==> flow/design.v <==
`timescale 1ns / 1ps
module scr_search(clk,rst,start,R_fixed,angle1,adder,error,X,Y,done
    );
wire [13:0] R_LUT[255:0];
wire [13:0] tan_LUT[255:0];
wire [3:0] adder_LUT[255:0];
wire [13:0] sind_LUT[19:0];
assign sind_LUT[0]=14'b00000001001001;
assign sind_LUT[1]=14'b00000001010000;
assign sind_LUT[2]=14'b00000001011000;
assign sind_LUT[3]=14'b00000001011111;
assign sind_LUT[4]=14'b00000001100110;
assign sind_LUT[5]=14'b00000001101110;
assign sind_LUT[6]=14'b00000001110101;
assign sind_LUT[7]=14'b00000001111100;
assign sind_LUT[8]=14'b00000010000100;
assign sind_LUT[9]=14'b00000010001011;
assign sind_LUT[10]=14'b00000010010010;
assign sind_LUT[11]=14'b00000010011010;
assign sind_LUT[12]=14'b00000010100001;
assign sind_LUT[13]=14'b00000010101000;
assign sind_LUT[14]=14'b00000010110000;
assign sind_LUT[15]=14'b00000010110111;
assign sind_LUT[16]=14'b00000010111110;
assign sind_LUT[17]=14'b00000011000110;
assign sind_LUT[18]=14'b00000011001101;
assign sind_LUT[19]=14'b00000011010100;
assign R_LUT[0]=14'b000000000000000;
assign R_LUT[1]=14'b000000010000000;
assign R_LUT[2]=14'b000000100000000;
assign R_LUT[3]=14'b000000110000000;
assign R_LUT[4]=14'b000001000000000;
assign R_LUT[5]=14'b000001010000000;
assign R_LUT[6]=14'b000001100000000;
assign R_LUT[7]=14'b000001110000000;
assign R_LUT[8]=14'b000010000000000;
assign R_LUT[9]=14'b000010010000000;
assign R_LUT[10]=14'b00010100000000;
assign R_LUT[11]=14'b00010110000000;
assign R_LUT[12]=14'b00011000000000;
assign R_LUT[13]=14'b00011010000000;
assign R_LUT[14]=14'b00011100000000;
assign R_LUT[15]=14'b00011110000000;
assign R_LUT[16]=14'b00000010000000;
assign R_LUT[17]=14'b00000010110101;
assign R_LUT[18]=14'b00000100011110;
assign R_LUT[19]=14'b00000110010100;
assign R_LUT[20]=14'b00001000001111;
assign R_LUT[21]=14'b00001010001100;
assign R_LUT[22]=14'b00001100001010;
assign R_LUT[23]=14'b00001110001001;
assign R_LUT[24]=14'b00010000000111;
assign R_LUT[25]=14'b00010010000111;
assign R_LUT[26]=14'b00010100000110;
assign R_LUT[27]=14'b00010110000101;
assign R_LUT[28]=14'b00011000000101;
assign R_LUT[29]=14'b00011010000100;
assign R_LUT[30]=14'b00011100000100;
assign R_LUT[31]=14'b00011110000100;
assign R_LUT[32]=14'b00000100000000;
assign R_LUT[33]=14'b00000100011110;
assign R_LUT[34]=14'b00000101101010;
assign R_LUT[35]=14'b00000111001101;
assign R_LUT[36]=14'b00001000111100;
assign R_LUT[37]=14'b00001010110001;
assign R_LUT[38]=14'b00001100101001;
assign R_LUT[39]=14'b00001110100011;
assign R_LUT[40]=14'b00010000011111;
assign R_LUT[41]=14'b00010010011100;
assign R_LUT[42]=14'b00010100011001;
assign R_LUT[43]=14'b00010110010111;
assign R_LUT[44]=14'b00011000010101;
assign R_LUT[45]=14'b00011010010011;
assign R_LUT[46]=14'b00011100010010;
assign R_LUT[47]=14'b00011110010000;
assign R_LUT[48]=14'b00000110000000;
assign R_LUT[49]=14'b00000110010100;
assign R_LUT[50]=14'b00000111001101;
assign R_LUT[51]=14'b00001000011111;
assign R_LUT[52]=14'b00001010000000;
assign R_LUT[53]=14'b00001011101010;
assign R_LUT[54]=14'b00001101011010;
assign R_LUT[55]=14'b00001111001110;
assign R_LUT[56]=14'b00010001000101;
assign R_LUT[57]=14'b00010010111110;
assign R_LUT[58]=14'b00010100111000;
assign R_LUT[59]=14'b00010110110011;
assign R_LUT[60]=14'b00011000101111;
assign R_LUT[61]=14'b00011010101011;
assign R_LUT[62]=14'b00011100101000;
assign R_LUT[63]=14'b00011110100110;
assign R_LUT[64]=14'b00001000000000;
assign R_LUT[65]=14'b00001000001111;
assign R_LUT[66]=14'b00001000111100;
assign R_LUT[67]=14'b00001010000000;
assign R_LUT[68]=14'b00001011010100;
assign R_LUT[69]=14'b00001100110011;
assign R_LUT[70]=14'b00001110011011;
assign R_LUT[71]=14'b00010000000111;
assign R_LUT[72]=14'b00010001111000;
assign R_LUT[73]=14'b00010011101100;
assign R_LUT[74]=14'b00010101100010;
assign R_LUT[75]=14'b00010111011010;
assign R_LUT[76]=14'b00011001010011;
assign R_LUT[77]=14'b00011011001100;
assign R_LUT[78]=14'b00011101000111;
assign R_LUT[79]=14'b00011111000011;
assign R_LUT[80]=14'b00001010000000;
assign R_LUT[81]=14'b00001010001100;
assign R_LUT[82]=14'b00001010110001;
assign R_LUT[83]=14'b00001011101010;
assign R_LUT[84]=14'b00001100110011;
assign R_LUT[85]=14'b00001110001001;
assign R_LUT[86]=14'b00001111100111;
assign R_LUT[87]=14'b00010001001101;
assign R_LUT[88]=14'b00010010110111;
assign R_LUT[89]=14'b00010100100101;
assign R_LUT[90]=14'b00010110010111;
assign R_LUT[91]=14'b00011000001010;
assign R_LUT[92]=14'b00011010000000;
assign R_LUT[93]=14'b00011011110110;
assign R_LUT[94]=14'b00011101101110;
assign R_LUT[95]=14'b00011111100111;
assign R_LUT[96]=14'b00001100000000;
assign R_LUT[97]=14'b00001100001010;
assign R_LUT[98]=14'b00001100101001;
assign R_LUT[99]=14'b00001101011010;
assign R_LUT[100]=14'b00001110011011;
assign R_LUT[101]=14'b00001111100111;
assign R_LUT[102]=14'b00010000111110;
assign R_LUT[103]=14'b00010010011100;
assign R_LUT[104]=14'b00010100000000;
assign R_LUT[105]=14'b00010101101000;
assign R_LUT[106]=14'b00010111010100;
assign R_LUT[107]=14'b00011001000011;
assign R_LUT[108]=14'b00011010110101;
assign R_LUT[109]=14'b00011100101000;
assign R_LUT[110]=14'b00011110011101;
assign R_LUT[111]=14'b00100000010011;
assign R_LUT[112]=14'b00001110000000;
assign R_LUT[113]=14'b00001110001001;
assign R_LUT[114]=14'b00001110100011;
assign R_LUT[115]=14'b00001111001110;
assign R_LUT[116]=14'b00010000000111;
assign R_LUT[117]=14'b00010001001101;
assign R_LUT[118]=14'b00010010011100;
assign R_LUT[119]=14'b00010011110011;
assign R_LUT[120]=14'b00010101010000;
assign R_LUT[121]=14'b00010110110011;
assign R_LUT[122]=14'b00011000011010;
assign R_LUT[123]=14'b00011010000100;
assign R_LUT[124]=14'b00011011110010;
assign R_LUT[125]=14'b00011101100001;
assign R_LUT[126]=14'b00011111010011;
assign R_LUT[127]=14'b00100001000110;
assign R_LUT[128]=14'b00010000000000;
assign R_LUT[129]=14'b00010000000111;
assign R_LUT[130]=14'b00010000011111;
assign R_LUT[131]=14'b00010001000101;
assign R_LUT[132]=14'b00010001111000;
assign R_LUT[133]=14'b00010010110111;
assign R_LUT[134]=14'b00010100000000;
assign R_LUT[135]=14'b00010101010000;
assign R_LUT[136]=14'b00010110101000;
assign R_LUT[137]=14'b00011000000101;
assign R_LUT[138]=14'b00011001100111;
assign R_LUT[139]=14'b00011011001100;
assign R_LUT[140]=14'b00011100110110;
assign R_LUT[141]=14'b00011110100001;
assign R_LUT[142]=14'b00100000001111;
assign R_LUT[143]=14'b00100010000000;
assign R_LUT[144]=14'b00010010000000;
assign R_LUT[145]=14'b00010010000111;
assign R_LUT[146]=14'b00010010011100;
assign R_LUT[147]=14'b00010010111110;
assign R_LUT[148]=14'b00010011101100;
assign R_LUT[149]=14'b00010100100101;
assign R_LUT[150]=14'b00010101101000;
assign R_LUT[151]=14'b00010110110011;
assign R_LUT[152]=14'b00011000000101;
assign R_LUT[153]=14'b00011001011101;
assign R_LUT[154]=14'b00011010111010;
assign R_LUT[155]=14'b00011100011011;
assign R_LUT[156]=14'b00011110000000;
assign R_LUT[157]=14'b00011111100111;
assign R_LUT[158]=14'b00100001010010;
assign R_LUT[159]=14'b00100010111111;
assign R_LUT[160]=14'b00010100000000;
assign R_LUT[161]=14'b00010100000110;
assign R_LUT[162]=14'b00010100011001;
assign R_LUT[163]=14'b00010100111000;
assign R_LUT[164]=14'b00010101100010;
assign R_LUT[165]=14'b00010110010111;
assign R_LUT[166]=14'b00010111010100;
assign R_LUT[167]=14'b00011000011010;
assign R_LUT[168]=14'b00011001100111;
assign R_LUT[169]=14'b00011010111010;
assign R_LUT[170]=14'b00011100010010;
assign R_LUT[171]=14'b00011101101110;
assign R_LUT[172]=14'b00011111001111;
assign R_LUT[173]=14'b00100000110011;
assign R_LUT[174]=14'b00100010011010;
assign R_LUT[175]=14'b00100100000011;
assign R_LUT[176]=14'b00010110000000;
assign R_LUT[177]=14'b00010110000101;
assign R_LUT[178]=14'b00010110010111;
assign R_LUT[179]=14'b00010110110011;
assign R_LUT[180]=14'b00010111011010;
assign R_LUT[181]=14'b00011000001010;
assign R_LUT[182]=14'b00011001000011;
assign R_LUT[183]=14'b00011010000100;
assign R_LUT[184]=14'b00011011001100;
assign R_LUT[185]=14'b00011100011011;
assign R_LUT[186]=14'b00011101101110;
assign R_LUT[187]=14'b00011111000111;
assign R_LUT[188]=14'b00100000100011;
assign R_LUT[189]=14'b00100010000011;
assign R_LUT[190]=14'b00100011100110;
assign R_LUT[191]=14'b00100101001100;
assign R_LUT[192]=14'b00011000000000;
assign R_LUT[193]=14'b00011000000101;
assign R_LUT[194]=14'b00011000010101;
assign R_LUT[195]=14'b00011000101111;
assign R_LUT[196]=14'b00011001010011;
assign R_LUT[197]=14'b00011010000000;
assign R_LUT[198]=14'b00011010110101;
assign R_LUT[199]=14'b00011011110010;
assign R_LUT[200]=14'b00011100110110;
assign R_LUT[201]=14'b00011110000000;
assign R_LUT[202]=14'b00011111001111;
assign R_LUT[203]=14'b00100000100011;
assign R_LUT[204]=14'b00100001111100;
assign R_LUT[205]=14'b00100011011000;
assign R_LUT[206]=14'b00100100111000;
assign R_LUT[207]=14'b00100110011010;
assign R_LUT[208]=14'b00011010000000;
assign R_LUT[209]=14'b00011010000100;
assign R_LUT[210]=14'b00011010010011;
assign R_LUT[211]=14'b00011010101011;
assign R_LUT[212]=14'b00011011001100;
assign R_LUT[213]=14'b00011011110110;
assign R_LUT[214]=14'b00011100101000;
assign R_LUT[215]=14'b00011101100001;
assign R_LUT[216]=14'b00011110100001;
assign R_LUT[217]=14'b00011111100111;
assign R_LUT[218]=14'b00100000110011;
assign R_LUT[219]=14'b00100010000011;
assign R_LUT[220]=14'b00100011011000;
assign R_LUT[221]=14'b00100100110001;
assign R_LUT[222]=14'b00100110001101;
assign R_LUT[223]=14'b00100111101100;
assign R_LUT[224]=14'b00011100000000;
assign R_LUT[225]=14'b00011100000100;
assign R_LUT[226]=14'b00011100010010;
assign R_LUT[227]=14'b00011100101000;
assign R_LUT[228]=14'b00011101000111;
assign R_LUT[229]=14'b00011101101110;
assign R_LUT[230]=14'b00011110011101;
assign R_LUT[231]=14'b00011111010011;
assign R_LUT[232]=14'b00100000001111;
assign R_LUT[233]=14'b00100001010010;
assign R_LUT[234]=14'b00100010011010;
assign R_LUT[235]=14'b00100011100110;
assign R_LUT[236]=14'b00100100111000;
assign R_LUT[237]=14'b00100110001101;
assign R_LUT[238]=14'b00100111100110;
assign R_LUT[239]=14'b00101001000010;
assign R_LUT[240]=14'b00011110000000;
assign R_LUT[241]=14'b00011110000100;
assign R_LUT[242]=14'b00011110010000;
assign R_LUT[243]=14'b00011110100110;
assign R_LUT[244]=14'b00011111000011;
assign R_LUT[245]=14'b00011111100111;
assign R_LUT[246]=14'b00100000010011;
assign R_LUT[247]=14'b00100001000110;
assign R_LUT[248]=14'b00100010000000;
assign R_LUT[249]=14'b00100010111111;
assign R_LUT[250]=14'b00100100000011;
assign R_LUT[251]=14'b00100101001100;
assign R_LUT[252]=14'b00100110011010;
assign R_LUT[253]=14'b00100111101100;
assign R_LUT[254]=14'b00101001000010;
assign R_LUT[255]=14'b00101010011011;
assign adder_LUT[0]=4'b0010;
assign adder_LUT[1]=4'b0010;
assign adder_LUT[2]=4'b0011;
assign adder_LUT[3]=4'b0010;
assign adder_LUT[4]=4'b0011;
assign adder_LUT[5]=4'b0011;
assign adder_LUT[6]=4'b0100;
assign adder_LUT[7]=4'b0010;
assign adder_LUT[8]=4'b0011;
assign adder_LUT[9]=4'b0011;
assign adder_LUT[10]=4'b0100;
assign adder_LUT[11]=4'b0011;
assign adder_LUT[12]=4'b0100;
assign adder_LUT[13]=4'b0100;
assign adder_LUT[14]=4'b0101;
assign adder_LUT[15]=4'b0010;
assign adder_LUT[16]=4'b0010;
assign adder_LUT[17]=4'b0010;
assign adder_LUT[18]=4'b0011;
assign adder_LUT[19]=4'b0010;
assign adder_LUT[20]=4'b0011;
assign adder_LUT[21]=4'b0011;
assign adder_LUT[22]=4'b0100;
assign adder_LUT[23]=4'b0010;
assign adder_LUT[24]=4'b0011;
assign adder_LUT[25]=4'b0011;
assign adder_LUT[26]=4'b0100;
assign adder_LUT[27]=4'b011;
assign adder_LUT[28]=4'b0100;
assign adder_LUT[29]=4'b0100;
assign adder_LUT[30]=4'b0101;
assign adder_LUT[31]=4'b0010;
assign adder_LUT[32]=4'b0011;
assign adder_LUT[33]=4'b0011;
assign adder_LUT[34]=4'b0100;
assign adder_LUT[35]=4'b0011;
assign adder_LUT[36]=4'b0100;
assign adder_LUT[37]=4'b0100;
assign adder_LUT[38]=4'b0101;
assign adder_LUT[39]=4'b0011;
assign adder_LUT[40]=4'b0100;
assign adder_LUT[41]=4'b0100;
assign adder_LUT[42]=4'b0101;
assign adder_LUT[43]=4'b0100;
assign adder_LUT[44]=4'b0101;
assign adder_LUT[45]=4'b0101;
assign adder_LUT[46]=4'b0110;
assign adder_LUT[47]=4'b0011;
assign adder_LUT[48]=4'b0010;
assign adder_LUT[49]=4'b0010;
assign adder_LUT[50]=4'b0011;
assign adder_LUT[51]=4'b0010;
assign adder_LUT[52]=4'b0011;
assign adder_LUT[53]=4'b0011;
assign adder_LUT[54]=4'b0100;
assign adder_LUT[55]=4'b0010;
assign adder_LUT[56]=4'b0011;
assign adder_LUT[57]=4'b0011;
assign adder_LUT[58]=4'b0100;
assign adder_LUT[59]=4'b0011;
assign adder_LUT[60]=4'b0100;
assign adder_LUT[61]=4'b0100;
assign adder_LUT[62]=4'b0101;
assign adder_LUT[63]=4'b0010;
assign adder_LUT[64]=4'b0011;
assign adder_LUT[65]=4'b0011;
assign adder_LUT[66]=4'b0100;
assign adder_LUT[67]=4'b0011;
assign adder_LUT[68]=4'b0100;
assign adder_LUT[69]=4'b0100;
assign adder_LUT[70]=4'b0101;
assign adder_LUT[71]=4'b0011;
assign adder_LUT[72]=4'b0100;
assign adder_LUT[73]=4'b0100;
assign adder_LUT[74]=4'b0101;
assign adder_LUT[75]=4'b0100;
assign adder_LUT[76]=4'b0101;
assign adder_LUT[77]=4'b0101;
assign adder_LUT[78]=4'b0110;
assign adder_LUT[79]=4'b0011;
assign adder_LUT[80]=4'b0011;
assign adder_LUT[81]=4'b0011;
assign adder_LUT[82]=4'b0100;
assign adder_LUT[83]=4'b0011;
assign adder_LUT[84]=4'b0100;
assign adder_LUT[85]=4'b0100;
assign adder_LUT[86]=4'b0101;
assign adder_LUT[87]=4'b0011;
assign adder_LUT[88]=4'b0100;
assign adder_LUT[89]=4'b0100;
assign adder_LUT[90]=4'b0101;
assign adder_LUT[91]=4'b0100;
assign adder_LUT[92]=4'b0101;
assign adder_LUT[93]=4'b0101;
assign adder_LUT[94]=4'b0110;
assign adder_LUT[95]=4'b0011;
assign adder_LUT[96]=4'b0100;
assign adder_LUT[97]=4'b0100;
assign adder_LUT[98]=4'b0101;
assign adder_LUT[99]=4'b0100;
assign adder_LUT[100]=4'b0101;
assign adder_LUT[101]=4'b0101;
assign adder_LUT[102]=4'b0110;
assign adder_LUT[103]=4'b0100;
assign adder_LUT[104]=4'b0101;
assign adder_LUT[105]=4'b0101;
assign adder_LUT[106]=4'b0110;
assign adder_LUT[107]=4'b0101;
assign adder_LUT[108]=4'b0110;
assign adder_LUT[109]=4'b0110;
assign adder_LUT[110]=4'b0111;
assign adder_LUT[111]=4'b0100;
assign adder_LUT[112]=4'b0010;
assign adder_LUT[113]=4'b0010;
assign adder_LUT[114]=4'b0011;
assign adder_LUT[115]=4'b0010;
assign adder_LUT[116]=4'b0011;
assign adder_LUT[117]=4'b0011;
assign adder_LUT[118]=4'b0100;
assign adder_LUT[119]=4'b0010;
assign adder_LUT[120]=4'b0011;
assign adder_LUT[121]=4'b0011;
assign adder_LUT[122]=4'b0100;
assign adder_LUT[123]=4'b0011;
assign adder_LUT[124]=4'b0100;
assign adder_LUT[125]=4'b0100;
assign adder_LUT[126]=4'b0101;
assign adder_LUT[127]=4'b0010;
assign adder_LUT[128]=4'b0011;
assign adder_LUT[129]=4'b0011;
assign adder_LUT[130]=4'b0100;
assign adder_LUT[131]=4'b0011;
assign adder_LUT[132]=4'b0100;
assign adder_LUT[133]=4'b0100;
assign adder_LUT[134]=4'b0101;
assign adder_LUT[135]=4'b0011;
assign adder_LUT[136]=4'b0100;
assign adder_LUT[137]=4'b0100;
assign adder_LUT[138]=4'b0101;
assign adder_LUT[139]=4'b0100;
assign adder_LUT[140]=4'b0101;
assign adder_LUT[141]=4'b0101;
assign adder_LUT[142]=4'b0110;
assign adder_LUT[143]=4'b0011;
assign adder_LUT[144]=4'b0011;
assign adder_LUT[145]=4'b0011;
assign adder_LUT[146]=4'b0100;
assign adder_LUT[147]=4'b0011;
assign adder_LUT[148]=4'b0100;
assign adder_LUT[149]=4'b0100;
assign adder_LUT[150]=4'b0101;
assign adder_LUT[151]=4'b0011;
assign adder_LUT[152]=4'b0100;
assign adder_LUT[153]=4'b0100;
assign adder_LUT[154]=4'b0101;
assign adder_LUT[155]=4'b0100;
assign adder_LUT[156]=4'b0101;
assign adder_LUT[157]=4'b0101;
assign adder_LUT[158]=4'b0110;
assign adder_LUT[159]=4'b0011;
assign adder_LUT[160]=4'b0100;
assign adder_LUT[161]=4'b0100;
assign adder_LUT[162]=4'b0101;
assign adder_LUT[163]=4'b0100;
assign adder_LUT[164]=4'b0101;
assign adder_LUT[165]=4'b0101;
assign adder_LUT[166]=4'b0110;
assign adder_LUT[167]=4'b0100;
assign adder_LUT[168]=4'b0101;
assign adder_LUT[169]=4'b0101;
assign adder_LUT[170]=4'b0110;
assign adder_LUT[171]=4'b0101;
assign adder_LUT[172]=4'b0110;
assign adder_LUT[173]=4'b0110;
assign adder_LUT[174]=4'b0111;
assign adder_LUT[175]=4'b0100;
assign adder_LUT[176]=4'b0011;
assign adder_LUT[177]=4'b0011;
assign adder_LUT[178]=4'b0100;
assign adder_LUT[179]=4'b0011;
assign adder_LUT[180]=4'b0100;
assign adder_LUT[181]=4'b0100;
assign adder_LUT[182]=4'b0101;
assign adder_LUT[183]=4'b0011;
assign adder_LUT[184]=4'b0100;
assign adder_LUT[185]=4'b0100;
assign adder_LUT[186]=4'b0101;
assign adder_LUT[187]=4'b0100;
assign adder_LUT[188]=4'b0101;
assign adder_LUT[189]=4'b0101;
assign adder_LUT[190]=4'b0110;
assign adder_LUT[191]=4'b0011;
assign adder_LUT[192]=4'b0100;
assign adder_LUT[193]=4'b0100;
assign adder_LUT[194]=4'b0101;
assign adder_LUT[195]=4'b0100;
assign adder_LUT[196]=4'b0101;
assign adder_LUT[197]=4'b0101;
assign adder_LUT[198]=4'b0110;
assign adder_LUT[199]=4'b0100;
assign adder_LUT[200]=4'b0101;
assign adder_LUT[201]=4'b0101;
assign adder_LUT[202]=4'b0110;
assign adder_LUT[203]=4'b0101;
assign adder_LUT[204]=4'b0110;
assign adder_LUT[205]=4'b0110;
assign adder_LUT[206]=4'b0111;
assign adder_LUT[207]=4'b0100;
assign adder_LUT[208]=4'b0100;
assign adder_LUT[209]=4'b0100;
assign adder_LUT[210]=4'b0101;
assign adder_LUT[211]=4'b0100;
assign adder_LUT[212]=4'b0101;
assign adder_LUT[213]=4'b0101;
assign adder_LUT[214]=4'b0110;
assign adder_LUT[215]=4'b0100;
assign adder_LUT[216]=4'b0101;
assign adder_LUT[217]=4'b0101;
assign adder_LUT[218]=4'b0110;
assign adder_LUT[219]=4'b0101;
assign adder_LUT[220]=4'b0110;
assign adder_LUT[221]=4'b0110;
assign adder_LUT[222]=4'b0111;
assign adder_LUT[223]=4'b0100;
assign adder_LUT[224]=4'b0101;
assign adder_LUT[225]=4'b0101;
assign adder_LUT[226]=4'b0110;
assign adder_LUT[227]=4'b0101;
assign adder_LUT[228]=4'b0110;
assign adder_LUT[229]=4'b0110;
assign adder_LUT[230]=4'b0111;
assign adder_LUT[231]=4'b0101;
assign adder_LUT[232]=4'b0110;
assign adder_LUT[233]=4'b0110;
assign adder_LUT[234]=4'b0111;
assign adder_LUT[235]=4'b0110;
assign adder_LUT[236]=4'b0111;
assign adder_LUT[237]=4'b0111;
assign adder_LUT[238]=4'b1000;
assign adder_LUT[239]=4'b0101;
assign adder_LUT[240]=4'b0010;
assign adder_LUT[241]=4'b0010;
assign adder_LUT[242]=4'b00011;
assign adder_LUT[243]=4'b0010;
assign adder_LUT[244]=4'b0011;
assign adder_LUT[245]=4'b0011;
assign adder_LUT[246]=4'b0100;
assign adder_LUT[247]=4'b0010;
assign adder_LUT[248]=4'b0011;
assign adder_LUT[249]=4'b0011;
assign adder_LUT[250]=4'b0100;
assign adder_LUT[251]=4'b0011;
assign adder_LUT[252]=4'b0100;
assign adder_LUT[253]=4'b0100;
assign adder_LUT[254]=4'b0101;
assign adder_LUT[255]=4'b0010;
assign tan_LUT[0]=14'b10110100000000;
assign tan_LUT[1]=14'b10110100000000;
assign tan_LUT[2]=14'b10110100000000;
assign tan_LUT[3]=14'b10110100000000;
assign tan_LUT[4]=14'b10110100000000;
assign tan_LUT[5]=14'b10110100000000;
assign tan_LUT[6]=14'b10110100000000;
assign tan_LUT[7]=14'b10110100000000;
assign tan_LUT[8]=14'b10110100000000;
assign tan_LUT[9]=14'b10110100000000;
assign tan_LUT[10]=14'b10110100000000;
assign tan_LUT[11]=14'b10110100000000;
assign tan_LUT[12]=14'b10110100000000;
assign tan_LUT[13]=14'b10110100000000;
assign tan_LUT[14]=14'b10110100000000;
assign tan_LUT[15]=14'b10110100000000;
assign tan_LUT[16]=14'b00000000000000;
assign tan_LUT[17]=14'b01011010000000;
assign tan_LUT[18]=14'b01111110110111;
assign tan_LUT[19]=14'b10001111001000;
assign tan_LUT[20]=14'b10010111111011;
assign tan_LUT[21]=14'b10011101011000;
assign tan_LUT[22]=14'b10100001000100;
assign tan_LUT[23]=14'b10100011101111;
assign tan_LUT[24]=14'b10100101110000;
assign tan_LUT[25]=14'b10100111010100;
assign tan_LUT[26]=14'b10101000100101;
assign tan_LUT[27]=14'b10101001100111;
assign tan_LUT[28]=14'b10101010011110;
assign tan_LUT[29]=14'b10101011001100;
assign tan_LUT[30]=14'b10101011110101;
assign tan_LUT[31]=14'b10101100010111;
assign tan_LUT[32]=14'b00000000000000;
assign tan_LUT[33]=14'b00110101001000;
assign tan_LUT[34]=14'b01011010000000;
assign tan_LUT[35]=14'b01110000100111;
assign tan_LUT[36]=14'b01111110110111;
assign tan_LUT[37]=14'b10001000011001;
assign tan_LUT[38]=14'b10001111001000;
assign tan_LUT[39]=14'b10010100000110;
assign tan_LUT[40]=14'b10010111111011;
assign tan_LUT[41]=14'b10011010111100;
assign tan_LUT[42]=14'b10011101011000;
assign tan_LUT[43]=14'b10011111011000;
assign tan_LUT[44]=14'b10100001000100;
assign tan_LUT[45]=14'b10100010100000;
assign tan_LUT[46]=14'b10100011101111;
assign tan_LUT[47]=14'b10100100110011;
assign tan_LUT[48]=14'b00000000000000;
assign tan_LUT[49]=14'b00100100110111;
assign tan_LUT[50]=14'b01000011011000;
assign tan_LUT[51]=14'b01011010000000;
assign tan_LUT[52]=14'b01101010010000;
assign tan_LUT[53]=14'b01110110000100;
assign tan_LUT[54]=14'b01111110110111;
assign tan_LUT[55]=14'b10000101100110;
assign tan_LUT[56]=14'b10001010111000;
assign tan_LUT[57]=14'b10001111001000;
assign tan_LUT[58]=14'b10010010100110;
assign tan_LUT[59]=14'b10010101011111;
assign tan_LUT[60]=14'b10010111111011;
assign tan_LUT[61]=14'b10011010000000;
assign tan_LUT[62]=14'b10011011110011;
assign tan_LUT[63]=14'b10011101011000;
assign tan_LUT[64]=14'b00000000000000;
assign tan_LUT[65]=14'b00011100000100;
assign tan_LUT[66]=14'b00110101001000;
assign tan_LUT[67]=14'b01001001101111;
assign tan_LUT[68]=14'b01011010000000;
assign tan_LUT[69]=14'b01100110101011;
assign tan_LUT[70]=14'b01110000100111;
assign tan_LUT[71]=14'b01111000100000;
assign tan_LUT[72]=14'b01111110110111;
assign tan_LUT[73]=14'b10000100000100;
assign tan_LUT[74]=14'b10001000011001;
assign tan_LUT[75]=14'b10001100000010;
assign tan_LUT[76]=14'b10001111001000;
assign tan_LUT[77]=14'b10010001110010;
assign tan_LUT[78]=14'b10010100000110;
assign tan_LUT[79]=14'b10010110001000;
assign tan_LUT[80]=14'b00000000000000;
assign tan_LUT[81]=14'b00010110100111;
assign tan_LUT[82]=14'b00101011100110;
assign tan_LUT[83]=14'b00111101111011;
assign tan_LUT[84]=14'b01001101010100;
assign tan_LUT[85]=14'b01011010000000;
assign tan_LUT[86]=14'b01100100011000;
assign tan_LUT[87]=14'b01101100111011;
assign tan_LUT[88]=14'b01110011111111;
assign tan_LUT[89]=14'b01111001111001;
assign tan_LUT[90]=14'b01111110110111;
assign tan_LUT[91]=14'b10000011000111;
assign tan_LUT[92]=14'b10000110110000;
assign tan_LUT[93]=14'b10001001111011;
assign tan_LUT[94]=14'b10001100101100;
assign tan_LUT[95]=14'b10001111001000;
assign tan_LUT[96]=14'b00000000000000;
assign tan_LUT[97]=14'b00010010111011;
assign tan_LUT[98]=14'b00100100110111;
assign tan_LUT[99]=14'b00110101001000;
assign tan_LUT[100]=14'b01000011011000;
assign tan_LUT[101]=14'b01001111100111;
assign tan_LUT[102]=14'b01011010000000;
assign tan_LUT[103]=14'b01100010110011;
assign tan_LUT[104]=14'b01101010010000;
assign tan_LUT[105]=14'b01110000100111;
assign tan_LUT[106]=14'b01110110000100;
assign tan_LUT[107]=14'b01111010110001;
assign tan_LUT[108]=14'b01111110110111;
assign tan_LUT[109]=14'b10000010011100;
assign tan_LUT[110]=14'b10000101100110;
assign tan_LUT[111]=14'b10001000011001;
assign tan_LUT[112]=14'b00000000000000;
assign tan_LUT[113]=14'b00010000010000;
assign tan_LUT[114]=14'b00011111111001;
assign tan_LUT[115]=14'b00101110011001;
assign tan_LUT[116]=14'b00111011011111;
assign tan_LUT[117]=14'b01000111000100;
assign tan_LUT[118]=14'b01010001001100;
assign tan_LUT[119]=14'b01011010000000;
assign tan_LUT[120]=14'b01100001101000;
assign tan_LUT[121]=14'b01101000010000;
assign tan_LUT[122]=14'b01101110000001;
assign tan_LUT[123]=14'b01110011000011;
assign tan_LUT[124]=14'b01110111011111;
assign tan_LUT[125]=14'b01111011011001;
assign tan_LUT[126]=14'b01111110110111;
assign tan_LUT[127]=14'b10000001111101;
assign tan_LUT[128]=14'b00000000000000;
assign tan_LUT[129]=14'b00001110010000;
assign tan_LUT[130]=14'b00011100000100;
assign tan_LUT[131]=14'b00101001000111;
assign tan_LUT[132]=14'b00110101001000;
assign tan_LUT[133]=14'b01000000000000;
assign tan_LUT[134]=14'b01001001101111;
assign tan_LUT[135]=14'b01010010010111;
assign tan_LUT[136]=14'b01011010000000;
assign tan_LUT[137]=14'b01100000101110;
assign tan_LUT[138]=14'b01100110101011;
assign tan_LUT[139]=14'b01101011111100;
assign tan_LUT[140]=14'b01110000100111;
assign tan_LUT[141]=14'b01110100110010;
assign tan_LUT[142]=14'b01111000100000;
assign tan_LUT[143]=14'b01111011110110;
assign tan_LUT[144]=14'b00000000000000;
assign tan_LUT[145]=14'b00001100101011;
assign tan_LUT[146]=14'b00011001000011;
assign tan_LUT[147]=14'b00100100110111;
assign tan_LUT[148]=14'b00101111111011;
assign tan_LUT[149]=14'b00111010000110;
assign tan_LUT[150]=14'b01000011011000;
assign tan_LUT[151]=14'b01001011110000;
assign tan_LUT[152]=14'b01010011010001;
assign tan_LUT[153]=14'b01011010000000;
assign tan_LUT[154]=14'b01100000000001;
assign tan_LUT[155]=14'b01100101011010;
assign tan_LUT[156]=14'b01101010010000;
assign tan_LUT[157]=14'b01101110100111;
assign tan_LUT[158]=14'b01110010100001;
assign tan_LUT[159]=14'b01110110000100;
assign tan_LUT[160]=14'b00000000000000;
assign tan_LUT[161]=14'b00001011011010;
assign tan_LUT[162]=14'b00010110100111;
assign tan_LUT[163]=14'b00100001011001;
assign tan_LUT[164]=14'b00101011100110;
assign tan_LUT[165]=14'b00110101001000;
assign tan_LUT[166]=14'b00111101111011;
assign tan_LUT[167]=14'b01000101111110;
assign tan_LUT[168]=14'b01001101010100;
assign tan_LUT[169]=14'b01010011111110;
assign tan_LUT[170]=14'b01011010000000;
assign tan_LUT[171]=14'b01011111011100;
assign tan_LUT[172]=14'b01100100011000;
assign tan_LUT[173]=14'b01101000110111;
assign tan_LUT[174]=14'b01101100111011;
assign tan_LUT[175]=14'b01110000100111;
assign tan_LUT[176]=14'b00000000000000;
assign tan_LUT[177]=14'b00001010011000;
assign tan_LUT[178]=14'b00010100100111;
assign tan_LUT[179]=14'b00011110100000;
assign tan_LUT[180]=14'b00100111111101;
assign tan_LUT[181]=14'b00110000111000;
assign tan_LUT[182]=14'b00111001001110;
assign tan_LUT[183]=14'b01000000111100;
assign tan_LUT[184]=14'b01001000000011;
assign tan_LUT[185]=14'b01001110100101;
assign tan_LUT[186]=14'b01010100100011;
assign tan_LUT[187]=14'b01011010000000;
assign tan_LUT[188]=14'b01011110111110;
assign tan_LUT[189]=14'b01100011100001;
assign tan_LUT[190]=14'b01100111101011;
assign tan_LUT[191]=14'b01101011011111;
assign tan_LUT[192]=14'b00000000000000;
assign tan_LUT[193]=14'b00001001100001;
assign tan_LUT[194]=14'b00010010111011;
assign tan_LUT[195]=14'b00011100000100;
assign tan_LUT[196]=14'b00100100110111;
assign tan_LUT[197]=14'b00101101001111;
assign tan_LUT[198]=14'b00110101001000;
assign tan_LUT[199]=14'b00111100100000;
assign tan_LUT[200]=14'b01000011011000;
assign tan_LUT[201]=14'b01001001101111;
assign tan_LUT[202]=14'b01001111100111;
assign tan_LUT[203]=14'b01010101000001;
assign tan_LUT[204]=14'b01011010000000;
assign tan_LUT[205]=14'b01011110100101;
assign tan_LUT[206]=14'b01100010110011;
assign tan_LUT[207]=14'b01100110101011;
assign tan_LUT[208]=14'b00000000000000;
assign tan_LUT[209]=14'b00001000110011;
assign tan_LUT[210]=14'b00010001011111;
assign tan_LUT[211]=14'b00011001111111;
assign tan_LUT[212]=14'b00100010001101;
assign tan_LUT[213]=14'b00101010000100;
assign tan_LUT[214]=14'b00110001100011;
assign tan_LUT[215]=14'b00111000100110;
assign tan_LUT[216]=14'b00111111001101;
assign tan_LUT[217]=14'b01000101011000;
assign tan_LUT[218]=14'b01001011001000;
assign tan_LUT[219]=14'b01010000011110;
assign tan_LUT[220]=14'b01010101011010;
assign tan_LUT[221]=14'b01011010000000;
assign tan_LUT[222]=14'b01011110001111;
assign tan_LUT[223]=14'b01100010001010;
assign tan_LUT[224]=14'b00000000000000;
assign tan_LUT[225]=14'b00001000001010;
assign tan_LUT[226]=14'b00010000010000;
assign tan_LUT[227]=14'b00011000001100;
assign tan_LUT[228]=14'b00011111111001;
assign tan_LUT[229]=14'b00100111010011;
assign tan_LUT[230]=14'b00101110011001;
assign tan_LUT[231]=14'b00110101001000;
assign tan_LUT[232]=14'b00111011011111;
assign tan_LUT[233]=14'b01000001011110;
assign tan_LUT[234]=14'b01000111000100;
assign tan_LUT[235]=14'b01001100010100;
assign tan_LUT[236]=14'b01010001001100;
assign tan_LUT[237]=14'b01010101110000;
assign tan_LUT[238]=14'b01011010000000;
assign tan_LUT[239]=14'b01011101111100;
assign tan_LUT[240]=14'b00000000000000;
assign tan_LUT[241]=14'b00000111101000;
assign tan_LUT[242]=14'b00001111001100;
assign tan_LUT[243]=14'b00010110100111;
assign tan_LUT[244]=14'b00011101110111;
assign tan_LUT[245]=14'b00100100110111;
assign tan_LUT[246]=14'b00101011100110;
assign tan_LUT[247]=14'b00110010000010;
assign tan_LUT[248]=14'b00111000001001;
assign tan_LUT[249]=14'b00111101111011;
assign tan_LUT[250]=14'b01000011011000;
assign tan_LUT[251]=14'b01001000100000;
assign tan_LUT[252]=14'b01001101010100;
assign tan_LUT[253]=14'b01010001110101;
assign tan_LUT[254]=14'b01010110000011;
assign tan_LUT[255]=14'b01011010000000;
input clk;
input rst;
input start;
input [13:0] R_fixed ;
input [13:0] angle1;
input [3:0] adder;
input [4:0] error;
output [3:0] X;
output [3:0] Y;
output done;
reg [13:0] data_outR; 
reg [13:0] data_outtan; 
reg [3:0] data_outadder; 
reg [7:0] count;
reg [9:0] globalcount;
reg [13:0] temp;
reg [3:0] X;
reg [3:0] Y;
reg [13:0] temp_tan;
reg busy;
reg done;
always@(posedge clk)
begin
	if(rst)
	begin
		busy = 1'b0;
		done = 1'b0;
	end
	else if(!busy)
	begin
		if(start)
		begin
			busy = 1'b1;
			done = 1'b0;
			count = 8'b00000000;
			globalcount = 10'b0000000000;
			temp_tan = 14'b11111111111111;
			X = 4'b0000;
			Y = 4'b0000;
		end
	end
	else if(globalcount < 764)
	begin
	globalcount=globalcount+1;
	if(globalcount==1 || globalcount==4 || globalcount==7 || globalcount==10 || globalcount==13 || globalcount==16 || globalcount==19 || globalcount==22 || globalcount==25 || globalcount==28 || globalcount==31 || globalcount==34 || globalcount==37 || globalcount==40 || globalcount==43 || globalcount==46 || globalcount==49 || globalcount==52 || globalcount==55 || globalcount==58 || globalcount==61 || globalcount==64 || globalcount==67 || globalcount==70 || globalcount==73 || globalcount==76 || globalcount==79 || globalcount==82 || globalcount==85 || globalcount==88 || globalcount==91 || globalcount==94 || globalcount==97 ||globalcount==100 || globalcount==103 || globalcount==106 || globalcount==109 || globalcount==112 || globalcount==115 || globalcount==118 || globalcount==121 || globalcount==124 || globalcount==127 || globalcount==130 || globalcount==133 || globalcount==136 || globalcount==139 || globalcount==142 || globalcount==145 || globalcount==148 || globalcount==151 || globalcount==154 || globalcount==157 || globalcount==160 || globalcount==163 || globalcount==166 || globalcount==169 || globalcount==172 || globalcount==175 || globalcount==178 || globalcount==181 || globalcount==184 || globalcount==187 || globalcount==190 || globalcount==193 || globalcount==196 || globalcount==199 || globalcount==202 || globalcount==205 || globalcount==208 || globalcount==211 || globalcount==214 || globalcount==217 || globalcount==220 || globalcount==223 || globalcount==226 || globalcount==229 || globalcount==232 || globalcount==235 || globalcount==238 || globalcount==241 || globalcount==244 || globalcount==247 || globalcount==250 || globalcount==253 || globalcount==256 || globalcount==259 || globalcount==262 || globalcount==265 || globalcount==268 || globalcount==271 || globalcount==274 || globalcount==277 || globalcount==280 || globalcount==283 || globalcount==286 || globalcount==289 || globalcount==292 || globalcount==295 || globalcount==298 || globalcount==301 || globalcount==304 || globalcount==307 || globalcount==310 || globalcount==313 || globalcount==316 || globalcount==319 || globalcount==322 || globalcount==325 || globalcount==328 || globalcount==331 || globalcount==334 || globalcount==337 || globalcount==340 || globalcount==343 || globalcount==346 || globalcount==349 || globalcount==352 || globalcount==355 || globalcount==358 || globalcount==361 || globalcount==364 || globalcount==367 || globalcount==370 || globalcount==373 || globalcount==376 || globalcount==379 || globalcount==382 || globalcount==385 || globalcount==388 || globalcount==391 || globalcount==394 || globalcount==397 || globalcount==400 || globalcount==403 || globalcount==406 || globalcount==409 || globalcount==412 || globalcount==415 || globalcount==418 || globalcount==421 || globalcount==424 || globalcount==427 || globalcount==430 || globalcount==433 || globalcount==436 || globalcount==439 || globalcount==442 || globalcount==445 || globalcount==448 || globalcount==451 || globalcount==454 || globalcount==457 || globalcount==460 || globalcount==463 ||globalcount==466 || globalcount==469 || globalcount==472 || globalcount==475 || globalcount==478 || globalcount==481 || globalcount==484 || globalcount==487 || globalcount==490 || globalcount==493 || globalcount==496 || globalcount==499 || globalcount==502 || globalcount==505 || globalcount==508 || globalcount==511 || globalcount==514 || globalcount==517 || globalcount==520 || globalcount==523 || globalcount==526 || globalcount==529 || globalcount==532 || globalcount==535 || globalcount==538 || globalcount==541 || globalcount==544 || globalcount==547 || globalcount==550 || globalcount==553 || globalcount==556 || globalcount==559 || globalcount==562 || globalcount==565 || globalcount==568 || globalcount==571 || globalcount==574 || globalcount==577 || globalcount==580 || globalcount==583 || globalcount==586 || globalcount==589 || globalcount==592 || globalcount==595 || globalcount==598 || globalcount==601 || globalcount==604 || globalcount==607 || globalcount==610 || globalcount==613 || globalcount==616 || globalcount==619 || globalcount==622 || globalcount==625 || globalcount==628 || globalcount==631 || globalcount==634 || globalcount==637 || globalcount==640 || globalcount==643 || globalcount==646 || globalcount==649 || globalcount==652 || globalcount==655 || globalcount==658 || globalcount==661 || globalcount==664 || globalcount==667 || globalcount==670 || globalcount==673 || globalcount==676 || globalcount==679 || globalcount==682 || globalcount==685 || globalcount==688 || globalcount==691 || globalcount==694 || globalcount==697 || globalcount==700 || globalcount==703 || globalcount==706 || globalcount==709 || globalcount==712 || globalcount==715 || globalcount==718 || globalcount==721 || globalcount==724 || globalcount==727 || globalcount==730 ||globalcount==733 ||globalcount==736 || globalcount==739 || globalcount==742 || globalcount==745 || globalcount==748 || globalcount==751 || globalcount==754 || globalcount==757 || globalcount==760 || globalcount==763) 
	begin
		count = count + 8'b00000001;
		data_outR = R_LUT[count];
		data_outadder = adder_LUT[count];
		data_outtan = tan_LUT[count];
		temp=(data_outtan>angle1)?(data_outtan-angle1):(angle1-data_outtan);
		if(data_outR < R_fixed  && data_outadder < adder && (temp)< sind_LUT[error])
		begin
			if ( temp < temp_tan  ) 
			begin
				  temp_tan=temp;
				  X[3:0] = count[7:4];
				  Y[3:0] = count[3:0];
			end
			end	
		end
	end
	else
	begin
		busy = 1'b0;
		done = 1'b1;
	end
end
endmodule
## Step by step through the tools: scr_search

The steps from the RTL of scr_search to its reports follow in flow order.
Lines are those of the file above, counted from 1.
Cell names lack the library's common part.
Not given: --

| design | value |
|---|---|
| top module | scr_search |
| clock port | clk |
| standard-cell library | sky130hd |
| library corner | tt_025C_1v80 |

## Word level

Source: Yosys, flattened and elaborated, memories not mapped. Widths are those after wreduce. Registers that Yosys merges into a memory's read port (data or address) are not register bits. Print and check cells do not count. Equal cells are merged and count once.

| bit counts | value |
|---|---|
| memories kept | 0 |
| RAM bits | 0 |
| bits in latches | 0 |
| cells after elaboration | 1015 |
| output and inout port bits | 9 |
| register bits after elaboration | 42 |
| clocked read ports x word width | 0 |
| bits in read-only memories | 0 |

| cells by class | value |
|---|---|
| bitwise logic cells | 1 |
| shift-type cells | 0 |
| $mul | 0 |
| eq/ne operators | 534 |
| $lt $le $gt $ge | 6 |
| divide/modulo/power cells | 0 |
| reduce/logical cells | 412 |
| muxes and demuxes | 51 |
| add/sub/neg operators | 4 |

Operator list:

| operator | count |
|---|---|
| case mux 14 bit (select 145 bit) | 1 |
| case mux 14 bit (select 120 bit) | 1 |
| equality test 8 bit (second input constant) | 128 |
| equality test 10 x 9 -> 1 bit (second input constant) | 86 |
| equality test 10 bit (second input constant) | 84 |
| equality test 8 x 7 -> 1 bit (second input constant) | 64 |
| equality test 10 x 8 -> 1 bit (second input constant) | 42 |
| case mux 14 bit (select 20 bit) | 1 |
| 2-to-1 mux 14 bit | 19 |
| equality test 8 x 6 -> 1 bit (second input constant) | 32 |
| logical OR 1 bit | 254 |
| equality test 10 x 7 -> 1 bit (second input constant) | 22 |
| OR reduction 2 bit | 106 |
| equality test 8 x 5 -> 1 bit (second input constant) | 16 |
| equality test 10 x 6 -> 1 bit (second input constant) | 10 |
| OR reduction 76 bit | 1 |
| equality test 8 x 4 -> 1 bit (second input constant) | 8 |
| equality test 10 x 5 -> 1 bit (second input constant) | 6 |
| OR reduction 60 bit | 1 |
| 2-to-1 mux 4 bit | 15 |
| OR reduction 58 bit | 1 |
| OR reduction 4 bit | 14 |
| < comparator 14 bit | 3 |
| OR reduction 3 bit | 14 |
| equality test 5 x 4 -> 1 bit (second input constant) | 8 |
| equality test 8 x 3 -> 1 bit (second input constant) | 4 |
| 2-to-1 mux 8 bit | 4 |
| OR reduction 15 bit | 2 |

Not listed: further kinds 35, cells in them 61.

## Longest topological paths

Yosys ltp: most cells in a row. Word level: on the elaborated netlist, between registers, memories and ports. Mapped: between sequential cells and ports; inverters and the memories' decode and read muxes count.

| depth | value |
|---|---|
| depth after elaboration | 268 |
| ABC_AREA | 0 |
| gate-level depth with buffers | 38 |
| depth with buffers taken out | 34 |

## Synthesis result

Yosys stat after the flow's synthesis: flattened, memories mapped to cells. It holds for the ABC_AREA given above (unset counts as 0); a run with the other value may have another netlist.
The area totals of this step are shown rounded.

Cell types:

| cell type | count |
|---|---|
| edfxtp_1 | 40 |
| ha_1 | 71 |
| a21oi_1 | 135 |
| nor2_1 | 161 |
| nand2_1 | 159 |
| o21ai_0 | 102 |
| nand3_1 | 76 |
| clkbuf_1 | 96 |
| nor4_1 | 57 |
| o22ai_1 | 53 |
| nor3_1 | 65 |
| nand4_1 | 46 |
| a22oi_1 | 37 |
| o221ai_1 | 30 |
| inv_1 | 69 |
| buf_2 | 48 |
| a221oi_1 | 27 |
| xnor2_1 | 23 |

Not listed: further types 82, cells in them 497.

| synthesis totals | value |
|---|---|
| synthesis area | 0.012 mm2 |
| sequential part of the area | 0.00124 mm2 |
| mapped flip-flops | 42 |
| cells in the netlist | 1792 |

## Path before layout

Path of least setup slack by OpenSTA after synthesis, without wires, with an ideal clock, recovery checks aside; 20% of the period is set as input and as output delay. Where synthesis merged equal registers, the netlist keeps one of their names.

| timing path post-synthesis | value |
|---|---|
| path type | reg2reg |
| start | register count[0] |
| end | register X[0] |
| slack | 2513 ps |
| data required time | 11565 ps |
| buffers on the path | 6 |
| arrival | 9052 ps |
| library setup time | 435 ps |
| driving pins on the path | 34 |
| clock period | 12000 ps |
| path delay | 9487 ps |
| time at the first pin | 0 ps |
| period reached after synthesis | 9487 ps |

"path delay" = arrival - input delay + setup time.
"driving pins on the path" counts driving pins, that of a launching flip-flop among them; a cell with two outputs on the path counts twice.
"period reached after synthesis" is the clock period less the worst setup slack; recovery checks do not enter. This is arithmetic on one report: input and output delays are still those of the set period (20% each).
Between the ends stands the longest chain of elaborated cells between them, by number of cells; it is not shown to be the way that was timed. Of several equally long chains one is given.
Each line given opens the expression or statement behind the cell; cells for indexed reads and writes are added by Yosys, which also makes memories of some case tables.
Only ways into the end's enable, where the timed path ends, are counted here.

| on the way, post-synthesis | value |
|---|---|
| cell sequence | edfxtp_1 -> ha_1 -> buf_2 -> nand3_1 -> xor2_1 -> buf_2 -> a21oi_1 -> buf_2 -> a22oi_1 -> o21ai_0 -> or4_1 -> or4b_1 -> nor4_2 -> inv_1 -> ha_1 -> buf_2 -> a21o_1 -> a21o_1 -> a221o_1 -> a41oi_2 -> buf_2 -> buf_1 -> mux2_2 -> ha_1 -> a21boi_0 -> o21a_1 -> o21a_1 -> o21ai_0 -> nand2b_1 -> a21oi_1 -> o21a_1 -> o211ai_1 -> or4_1 -> a211oi_1 |
| cells in the longest elaborated chain | 14 |
| elaborated cells between the ends (all ways) | 434 |
| those cells by class | add/sub (3); compare (5); eq/ne (257); mux (16); reduce/logical (153) |

Ends and longest elaborated chain, post-synthesis:

| what | RTL line | RTL |
|---|---|---|
| start: declaration | 809 | `reg [7:0] count;` |
| start: assignment | 830 | `count = 8'b00000000;` |
| start: assignment | 842 | `count = count + 8'b00000001;` |
| adder 8 x 1 -> 8 bit | 842 |  |
| equality test 8 bit | 845 | `data_outtan = tan_LUT[count];` |
| OR reduction 15 bit | -- |  |
| case mux 14 bit (select 145 bit) | 845 |  |
| 2-to-1 mux 14 bit | 840 | `if(globalcount==1 \|\| globalcount==4 \|\| globalcount==7 \|\| globalcount==10 \|\| globalcount==13 \|\| globalcount==16 ...` |
| 2-to-1 mux 14 bit | 837 | `else if(globalcount < 764)` |
| 2-to-1 mux 14 bit | 824 | `else if(!busy)` |
| 2-to-1 mux 14 bit | 819 | `if(rst)` |
| subtractor 14 bit | 846 | `temp=(data_outtan>angle1)?(data_outtan-angle1):(angle1-data_outtan);` |
| 2-to-1 mux 14 bit | 846 |  |
| < comparator 14 bit | 847 | `if(data_outR < R_fixed && data_outadder < adder && (temp)< sind_LUT[error])` |
| logical AND 1 bit | 847 |  |
| inequality test 2 x 1 -> 1 bit | -- |  |
| AND reduction 6 bit | -- |  |
| end: assignment | 833 | `X = 4'b0000;` |
| end: assignment | 852 | `X[3:0] = count[7:4];` |
| end: declaration | 803 | `output [3:0] X;` |

## Path in the finished layout

Path of least setup slack in the final report of run A (OpenROAD, finished layout, wires in). Where an end is a register, its clock arrival counts in the times.
The path's times are printed in steps of 10 ps; the period is the one set.

| timing path post-layout | value |
|---|---|
| path type | reg2reg |
| start | register count[2] |
| end | register Y[1] |
| library setup time | 290 ps |
| slack | 920 ps |
| arrival | 11080 ps |
| buffers on the path | 4 |
| time at the first pin | 280 ps |
| data required time | 11990 ps |
| clock period | 12000 ps |
| driving pins on the path | 33 |

Between the ends stands the longest chain of elaborated cells between them, by number of cells; it is not shown to be the way that was timed. Of several equally long chains one is given.
Only ways into the end's enable, where the timed path ends, are counted here.

| on the way, post-layout | value |
|---|---|
| cell sequence | edfxtp_1 -> nand3_1 -> o211ai_1 -> and3_1 -> nor2_2 -> buf_4 -> a22oi_1 -> nand4_1 -> a2111oi_0 -> buf_4 -> nand4_1 -> or4_1 -> ha_1 -> nand4_1 -> nor4_1 -> nor3b_1 -> a41oi_2 -> buf_12 -> mux2_2 -> nor3_1 -> a211oi_2 -> xnor2_1 -> ha_1 -> nor2b_1 -> o21ai_0 -> nand3_1 -> a21oi_1 -> o21ai_0 -> nor4_1 -> o211ai_1 -> or4_1 -> a211oi_4 -> buf_12 |
| cells in the longest elaborated chain | 14 |
| elaborated cells between the ends (all ways) | 434 |
| those cells by class | add/sub (3); compare (5); eq/ne (257); mux (16); reduce/logical (153) |

Ends and longest elaborated chain, post-layout:

| what | RTL line | RTL |
|---|---|---|
| start: declaration | 809 | `reg [7:0] count;` |
| start: assignment | 830 | `count = 8'b00000000;` |
| start: assignment | 842 | `count = count + 8'b00000001;` |
| adder 8 x 1 -> 8 bit | 842 |  |
| equality test 8 bit | 845 | `data_outtan = tan_LUT[count];` |
| OR reduction 15 bit | -- |  |
| case mux 14 bit (select 145 bit) | 845 |  |
| 2-to-1 mux 14 bit | 840 | `if(globalcount==1 \|\| globalcount==4 \|\| globalcount==7 \|\| globalcount==10 \|\| globalcount==13 \|\| globalcount==16 ...` |
| 2-to-1 mux 14 bit | 837 | `else if(globalcount < 764)` |
| 2-to-1 mux 14 bit | 824 | `else if(!busy)` |
| 2-to-1 mux 14 bit | 819 | `if(rst)` |
| subtractor 14 bit | 846 | `temp=(data_outtan>angle1)?(data_outtan-angle1):(angle1-data_outtan);` |
| 2-to-1 mux 14 bit | 846 |  |
| < comparator 14 bit | 847 | `if(data_outR < R_fixed && data_outadder < adder && (temp)< sind_LUT[error])` |
| logical AND 1 bit | 847 |  |
| inequality test 2 x 1 -> 1 bit | -- |  |
| AND reduction 6 bit | -- |  |
| end: assignment | 834 | `Y = 4'b0000;` |
| end: assignment | 853 | `Y[3:0] = count[3:0];` |
| end: declaration | 804 | `output [3:0] Y;` |

Hand-over note for scr_search

Stored flow runs of scr_search (6 of them; Yosys, OpenROAD, sky130hd). They differ in their settings and are not a sequence. Constraints: input delay and output delay 20% of the set period each, output load 0.01 pF.
"clock period reached" is the run's clock period less its worst setup slack. It is reckoned from that one timing run; input and output delays stay at 20% of the period that was set.
"time of the worst setup path" = time allowed to the worst setup path (clock period - input delay - output delay, where it has them) - its slack; a late launch clock adds to it, a late capture clock takes from it.
"total power of the final layout" rests on the timing tool's default activity at the inputs, not on a simulated workload.
"time of the worst setup path" is known to 10 ps.
Measured values are rounded.

#### Run A

| setting | value |
|---|---|
| CORE_UTILIZATION | `25` |
| PLACE_DENSITY | `0.45` |
| period_ns | `12.0` |
| CAP_MARGIN | `20` |
| CORE_MARGIN | `2` |
| SLEW_MARGIN | `20` |

| result | value |
|---|---|
| area inside the die boundary | 0.0497 mm2 |
| worst hold slack | 508 ps |
| setup TNS | 0 ps |
| standard-cell area of the final layout | 0.0138 mm2 |
| time of the worst setup path | 11080 ps |
| kind of the worst setup path | reg2reg |
| setup slack of the worst path | 917 ps |
| netlist area reported by Yosys | 0.012 mm2 |
| total power of the final layout | 0.0019 W |
| utilization after routing | 29.0% |
| clock period reached | 11083 ps |

#### Run B

| setting | value |
|---|---|
| CELL_PAD_IN_SITES_DETAIL_PLACEMENT | `2` |
| CELL_PAD_IN_SITES_GLOBAL_PLACEMENT | `2` |
| CORE_ASPECT_RATIO | `0.72` |
| CORE_UTILIZATION | `25` |
| GPL_ROUTABILITY_DRIVEN | `0` |
| MAX_ROUTING_LAYER | `met5` |
| PLACE_DENSITY_LB_ADDON | `0.04` |
| SETUP_SLACK_MARGIN | `0.17` |
| SLEW_MARGIN | `0` |
| period_ns | `6.58` |
| CAP_MARGIN | `20` |
| CORE_MARGIN | `2` |

| result | value |
|---|---|
| area inside the die boundary | 0.0497 mm2 |
| worst hold slack | 524 ps |
| setup TNS | -64500 ps |
| standard-cell area of the final layout | 0.0215 mm2 |
| time of the worst setup path | 9240 ps |
| kind of the worst setup path | reg2reg |
| setup slack of the worst path | -2660 ps |
| netlist area reported by Yosys | 0.012 mm2 |
| total power of the final layout | 0.0058 W |
| utilization after routing | 45.2% |
| clock period reached | 9245 ps |

#### Run C

| setting | value |
|---|---|
| CORE_UTILIZATION | `27` |
| PLACE_DENSITY | `0.45` |
| period_ns | `11.3` |
| CAP_MARGIN | `20` |
| CORE_MARGIN | `2` |
| SLEW_MARGIN | `20` |

| result | value |
|---|---|
| area inside the die boundary | 0.046 mm2 |
| worst hold slack | 500 ps |
| setup TNS | 0 ps |
| standard-cell area of the final layout | 0.0138 mm2 |
| time of the worst setup path | 10880 ps |
| kind of the worst setup path | reg2reg |
| setup slack of the worst path | 421 ps |
| netlist area reported by Yosys | 0.012 mm2 |
| total power of the final layout | 0.00203 W |
| utilization after routing | 31.4% |
| clock period reached | 10879 ps |

#### Run D

| setting | value |
|---|---|
| ABC_AREA | `0` |
| CAP_MARGIN | `40` |
| CORE_UTILIZATION | `46` |
| CTS_CLUSTER_SIZE | `19` |
| GPL_ROUTABILITY_DRIVEN | `1` |
| GPL_TIMING_DRIVEN | `0` |
| MIN_ROUTING_LAYER | `met2` |
| SLEW_MARGIN | `20` |
| TNS_END_PERCENT | `60` |
| period_ns | `13.0` |
| CORE_MARGIN | `2` |

Unfinished; error GRT-0116 in routing.

#### Run E

| setting | value |
|---|---|
| ABC_AREA | `1` |
| CAP_MARGIN | `15` |
| CORE_ASPECT_RATIO | `0.85` |
| CORE_UTILIZATION | `67` |
| GPL_ROUTABILITY_DRIVEN | `0` |
| MAX_ROUTING_LAYER | `met5` |
| period_ns | `17.3` |
| CORE_MARGIN | `2` |
| SLEW_MARGIN | `20` |

Unfinished; error GRT-0116 in routing.

#### Run F

| setting | value |
|---|---|
| CAP_MARGIN | `35` |
| CORE_ASPECT_RATIO | `0.62` |
| CORE_UTILIZATION | `25` |
| CTS_CLUSTER_DIAMETER | `113` |
| GPL_TIMING_DRIVEN | `0` |
| MIN_ROUTING_LAYER | `met2` |
| PLACE_DENSITY | `0.45` |
| SLEW_MARGIN | `5` |
| TNS_END_PERCENT | `15` |
| period_ns | `11.1` |
| CORE_MARGIN | `2` |

Unfinished; error GRT-0116 in routing.

End of note.
